==> flow/design.v <==
module lcd_ctrl(clk, reset, datain, cmd, cmd_valid, dataout, output_valid, busy);
input           clk;
input           reset;
input   [7:0]   datain;
input   [2:0]   cmd;
input           cmd_valid;
output reg [7:0]   dataout;
output reg         output_valid;
output reg         busy;
reg cur_state,next_state;  
reg [5:0] img_counter;     
reg [2:0] row,col;         
reg [2:0] row_t,col_t;         
reg [5:0] out_pos;          
reg [2:0] cmd_reg;         
reg [7:0] data_buff[35:0];  
localparam REFLASH     = 3'd0;
localparam LOAD_DATA   = 3'd1;
localparam SHIFT_RIGHT = 3'd2;
localparam SHIFT_LEFT  = 3'd3;
localparam SHIFT_UP    = 3'd4;
localparam SHIFT_DOWN  = 3'd5;
localparam WAIT_CMD = 1'b0;
localparam PROCESS  = 1'b1;
always @ ( posedge clk or posedge reset ) begin    
    if (reset)  
        cur_state <= WAIT_CMD;
    else
        cur_state <= next_state;
end 
always @ ( * ) begin     
    case ( cur_state )
        WAIT_CMD : begin
            if ( cmd_valid )
                next_state = PROCESS;
            else
                next_state = WAIT_CMD;
        end
        PROCESS : begin
            if ( ( cmd_reg == REFLASH ) && img_counter[5:3] == 3'd2 && img_counter[2:0] == 3'd2 )
                next_state = WAIT_CMD;
            else
                next_state = PROCESS;
        end
    endcase
end
always @ (*) begin   
    row_t = row + img_counter[5:3];
    col_t = col + img_counter[2:0];
    out_pos = row_t * 6'd6 + col_t;
end
always @ ( posedge clk or posedge reset ) begin   
    if (reset) begin
        row <= 3'd2;
        col <= 3'd2;
        dataout <= 8'd0;
        output_valid <= 1'd0;
        busy <= 1'd0;
        cmd_reg <= REFLASH;
        img_counter <= 6'd0;
    end
    else begin
        if ( cur_state == WAIT_CMD ) begin
            if ( cmd_valid ) begin
                cmd_reg <= cmd;
                busy <= 1'd1;
            end
            img_counter <= 6'd0;
            output_valid <= 1'd0;
        end
        else begin
            case ( cmd_reg )
                REFLASH : begin
                    dataout <= data_buff[out_pos];
                    if ( img_counter[2:0] == 3'd2 ) begin
                        img_counter[5:3] <= img_counter[5:3] + 1'd1;
                        img_counter[2:0] <= 3'd0;
                    end
                    else begin
                        img_counter <= img_counter + 6'd1;
                    end
                    if ( img_counter[5:3] == 3'd2 && img_counter[2:0] == 3'd2 ) begin
                        busy <= 1'd0;
                    end
                    output_valid <= 1'd1;
                end
                LOAD_DATA : begin
                    if (img_counter == 6'd35) begin
                        img_counter <= 6'd0;
                        cmd_reg <= REFLASH;
                    end
                    else
                        img_counter <= img_counter + 6'd1;
                    data_buff[img_counter] <= datain;
                    row <= 3'd2;
                    col <= 3'd2;
                end
                SHIFT_RIGHT : begin
                    if ( col != 3'd3 )
                        col <= col + 3'd1;
                    cmd_reg <= REFLASH;
                end
                SHIFT_LEFT : begin
                    if ( col != 3'd0 )
                        col <= col - 3'd1;
                    cmd_reg <= REFLASH;
                end
                SHIFT_UP : begin
                    if ( row != 3'd0 )
                        row <= row - 3'd1;
                    cmd_reg <= REFLASH;
                end
                default : begin  
                    if ( row != 3'd3 )
                        row <= row + 3'd1;
                    cmd_reg <= REFLASH;
                end
            endcase
        end
    end
end
endmodule
* Tool chain data of lcd_ctrl
Tool output for the design above, in the order of the flow.
Line numbers count from 1 in the design file above.
Operators: Yosys type, input widths -> output width; for muxes data width and select width s.
Cell names lack the library's common part.
Not given: n/a
- Top :: lcd_ctrl
- Clock port :: clk
- Cell library :: sky130hd
- Library corner :: tt_025C_1v80

* After elaboration
Yosys after proc, flatten, opt, wreduce and memory -nomap, before mapping. Print and check cells are not counted. Equal cells are merged and count once.
- Add/subtract/negate cells :: 9
- Multiply operators :: 1
- Div/mod/pow operators :: 0
- Magnitude comparators :: 0
- Equality and inequality tests :: 86
- Shift operators :: 0
- Mux-type cells :: 28
- Bitwise operators :: 3
- Reduce/logical cells :: 53
** Operators with widths (number)
- $pmux 8 s36 :: 1
- $eq 6x5->1 const B :: 32
- $reduce_and 4->1 :: 38
- $eq 6x4->1 const B :: 16
- $eq 6x3->1 const B :: 8
- $eq 6x6->1 const B :: 8
- $mux 3 :: 13
- $eq 6x2->1 const B :: 4
- $pmux 3 s3 :: 2
- $pmux 3 s2 :: 3
- $eq 3x2->1 const B :: 4
- $reduce_bool 3->1 :: 4
- $eq 6x1->1 const B :: 2
- $logic_not 6->1 :: 2
- $mul 3x2->5 const B :: 1
- $add 3x1->3 const B :: 3
- $ne 2x2->1 const B :: 4
- $mux 1 :: 8
- $sub 3x1->3 const B :: 2
- $ne 3x2->1 const B :: 2
- $add 3x3->3 :: 2
- $reduce_and 3->1 :: 2
- $add 6x1->6 const B :: 1
- $add 6x3->6 :: 1
- $ne 2x1->1 const B :: 2
- $logic_and 1x1->1 :: 3
- $not 1->1 :: 3
- $eq 3x1->1 const B :: 1
Other operator kinds: 8; their cells: 8.
- Bits in registers :: 314
- Latch bits :: 0
- Memory bits (writable) :: 0
- Memory bits (read-only) :: 0
- Word width x clocked read ports :: 0
- Memories :: 0
- Input port bits :: 14
- Output and inout bits :: 10
- Word-level cells :: 224

* Logic depth
Depth = most cells in a row (Yosys ltp): at word level without a register or memory, in the mapped netlist without a sequential cell, where the memories' decode and read muxes count.
- Word-level depth :: 5
- ABC_AREA :: 0
- Depth in mapped cells :: 16

* Mapped cells and area
Source: synth_stat.txt of the flow (Yosys; design flattened, memories mapped). It holds for the ABC_AREA given above (unset counts as 0); a run with the other value may have another netlist.
** Cells by type
- edfxtp_1 :: number 288, total area 8.65E+03 um2
- dfrtp_1 :: number 24, total area 600.576 um2
- mux4_2 :: number 25, total area 563.04 um2
- nand2_1 :: number 84, total area 315.302 um2
- mux2_2 :: number 20, total area 225.216 um2
- nand3_1 :: number 37, total area 185.178 um2
- mux2i_1 :: number 18, total area 180.173 um2
- nor2_1 :: number 45, total area 168.912 um2
- ha_1 :: number 13, total area 162.656 um2
- o21ai_0 :: number 27, total area 135.13 um2
- clkbuf_1 :: number 35, total area 131.376 um2
- a22oi_1 :: number 17, total area 127.622 um2
- fa_1 :: number 6, total area 120.115 um2
- a21oi_1 :: number 23, total area 115.11 um2
- and3_1 :: number 18, total area 112.608 um2
- nand4_1 :: number 17, total area 106.352 um2
- nor3_1 :: number 20, total area 100.096 um2
- o21ai_1 :: number 19, total area 95.091 um2
Not listed: further types 59, cells in them 187.
- Cell count :: 923
- Cell area after synthesis :: 13634.3 um2
- Flip-flop cells :: 314
- Buffer cells :: 45

* Timing after synthesis
OpenSTA on the mapped netlist: ideal clock, no wires. The path of least setup slack (recovery checks aside). Input and output delay are each 20% of the period. Register names are those of the netlist, which keeps one name where synthesis merged equal registers.
- Kind :: register to register
- Start :: register row[1]
- End :: register dataout[1]
- Clock period :: 4.5 ns
- Setup time :: 0.126 ns
- Launch time at the first pin :: 0.000 ns
- Data arrival time :: 3.997 ns
- Slack :: 0.377 ns
- Delay of the path :: 4.123 ns
- Stages :: 14
- Buffers on the path :: 1
- Synthesis period reached :: 4.123 ns
"delay of the path" = arrival - input delay + setup time.
"stages" counts driving pins, that of a launching flip-flop among them; a cell with two outputs on the path counts twice.
"synthesis period reached" is the clock period less the worst setup slack; recovery checks do not enter. This is arithmetic on one report: input and output delays are still those of the set period (20% each).
The rows between start and end are the longest chain of elaborated cells between them; the timing report does not say that the signal goes this way. Where chains are equally long, one stands for them.
Each line given opens the expression or statement behind the cell; cells for indexed reads and writes are added by Yosys, which also makes memories of some case tables.
A register here has more assigning lines than the two given.
- Cell sequence :: dfstp_2 inv_1 fa_1 inv_1 ha_1 inv_1 fa_1 xor2_1 clkbuf_1 mux4_2 a32oi_1 nand4_4 nor4b_4 o21ai_1
- Length of the longest elaborated chain :: 5
- Elaborated cells between the ends (all ways) :: 40
- Those cells by class :: add/sub: 2; mul: 1; eq/ne: 35; mux: 1; reduce/logical: 1
** Ends and longest elaborated chain, post-synthesis
- start, declared :: line 12 : reg [2:0] row,col;
- start, assigned :: line 110 : row <= row - 3'd1;
- start, assigned :: line 115 : row <= row + 3'd1;
- $add 3x3->3 :: line 48 : row_t = row + img_counter[5:3];
- $mul 3x2->5 :: line 50 : out_pos = row_t * 6'd6 + col_t;
- $add 6x3->6 :: line 50
- $eq 6x6->1 :: line 74 : dataout <= data_buff[out_pos];
- $pmux 8 s36 :: line 74
- end, assigned :: line 56 : dataout <= 8'd0;
- end, assigned :: line 74
- end, declared :: line 7 : output reg [7:0]   dataout;

* Path in the finished layout
From the final timing report of flow run 2: the path of least setup slack in the routed layout; clock arrival at registers is part of the times.
- Kind :: register to register
- Start :: register img_counter[3]
- End :: register dataout[0]
- Clock period :: 5.45 ns
- Setup time :: 0.06 ns
- Launch time at the first pin :: 0.53 ns
- Data arrival time :: 5.88 ns
- Slack :: 0.04 ns
- Stages :: 16
- Buffers on the path :: 0
The rows between start and end are the longest chain of elaborated cells between them; the timing report does not say that the signal goes this way. Where chains are equally long, one stands for them.
A register here has more assigning lines than the two given.
- Cell sequence :: dfrtp_1 ha_1 inv_1 fa_1 inv_1 ha_1 inv_1 fa_1 nor2b_1 xnor2_1 a21oi_4 nor2_1 a41oi_1 nand4_1 a211o_1 a31o_1
- Length of the longest elaborated chain :: 5
- Elaborated cells between the ends (all ways) :: 40
- Those cells by class :: add/sub: 2; mul: 1; eq/ne: 35; mux: 1; reduce/logical: 1
** Ends and longest elaborated chain, post-layout
- start, declared :: line 11 : reg [5:0] img_counter;
- start, assigned :: line 76 : img_counter[5:3] <= img_counter[5:3] + 1'd1;
- start, assigned :: line 80 : img_counter <= img_counter + 6'd1;
- $add 3x3->3 :: line 48 : row_t = row + img_counter[5:3];
- $mul 3x2->5 :: line 50 : out_pos = row_t * 6'd6 + col_t;
- $add 6x3->6 :: line 50
- $eq 6x6->1 :: line 74 : dataout <= data_buff[out_pos];
- $pmux 8 s36 :: line 74
- end, assigned :: line 56 : dataout <= 8'd0;
- end, assigned :: line 74
- end, declared :: line 7 : output reg [7:0]   dataout;

Flow measurements of lcd_ctrl on sky130hd: 3 stored runs with different settings, listed in no order. Input and output delays are each 20% of the period that was set; the output load is 0.01 pF.
"period reached" means the clock period less the worst setup slack. The figure is calculated, with input and output delays left at 20% of the set period.
"time used up by the worst setup path" means the part of the period allowed to the worst setup path (the constraints hold back 20% at inputs and 20% at outputs) less its slack; where the path has registers, the arrival times of their clocks count too.

** Flow run 1
- Settings :: ABC_AREA=1; CAP_MARGIN=5; CELL_PAD_IN_SITES_DETAIL_PLACEMENT=1; CELL_PAD_IN_SITES_GLOBAL_PLACEMENT=2; CORE_ASPECT_RATIO=1.92; CORE_MARGIN=9; CORE_UTILIZATION=64; CTS_CLUSTER_DIAMETER=68; CTS_CLUSTER_SIZE=92; GPL_ROUTABILITY_DRIVEN=0; HOLD_SLACK_MARGIN=-0.04; MAX_ROUTING_LAYER=met5; MIN_ROUTING_LAYER=met2; PLACE_DENSITY=0.63; SETUP_SLACK_MARGIN=0.32; SLEW_MARGIN=40; TNS_END_PERCENT=65; period_ns=5.45
- Outcome :: not finished: placement ended with error GPL-0301

** Flow run 2
- Settings :: CAP_MARGIN=5; CELL_PAD_IN_SITES_DETAIL_PLACEMENT=2; CORE_UTILIZATION=21; CTS_CLUSTER_SIZE=68; GPL_ROUTABILITY_DRIVEN=0; MAX_ROUTING_LAYER=met4; PLACE_DENSITY=0.63; SETUP_SLACK_MARGIN=-0.34; SLEW_MARGIN=20; period_ns=5.45; CORE_MARGIN=2
- Area of the synthesized netlist :: 13634.3 um2
- Worst hold slack in the final report :: 0.491 ns
- Standard-cell area of the final layout :: 16170.5 um2
- Period reached :: 5.409 ns
- Setup slack of the critical path :: 0.041 ns
- Overall die area :: 66980.0 um2
- Time used up by the worst setup path :: 5.41 ns
- Critical path type :: register to register
- Utilization after layout :: 25.1%
- Summed negative setup slack :: 0.000 ns

** Flow run 3
- Settings :: ABC_AREA=1; CELL_PAD_IN_SITES_GLOBAL_PLACEMENT=2; CORE_MARGIN=6; CORE_UTILIZATION=32; CTS_CLUSTER_DIAMETER=288; CTS_CLUSTER_SIZE=46; GPL_ROUTABILITY_DRIVEN=1; PLACE_DENSITY_LB_ADDON=0.06; SETUP_SLACK_MARGIN=-0.21; TNS_END_PERCENT=65; period_ns=3.7; CAP_MARGIN=20; SLEW_MARGIN=20
- Area of the synthesized netlist :: 14019.7 um2
- Worst hold slack in the final report :: 0.506 ns
- Time used up by the worst setup path :: 3.85 ns
- Critical path type :: register to register
- Standard-cell area of the final layout :: 17088.9 um2
- Overall die area :: 48978.1 um2
- Utilization after layout :: 39.6%
- Summed negative setup slack :: -0.491 ns
- Setup slack of the critical path :: -0.148 ns
- Period reached :: 3.848 ns
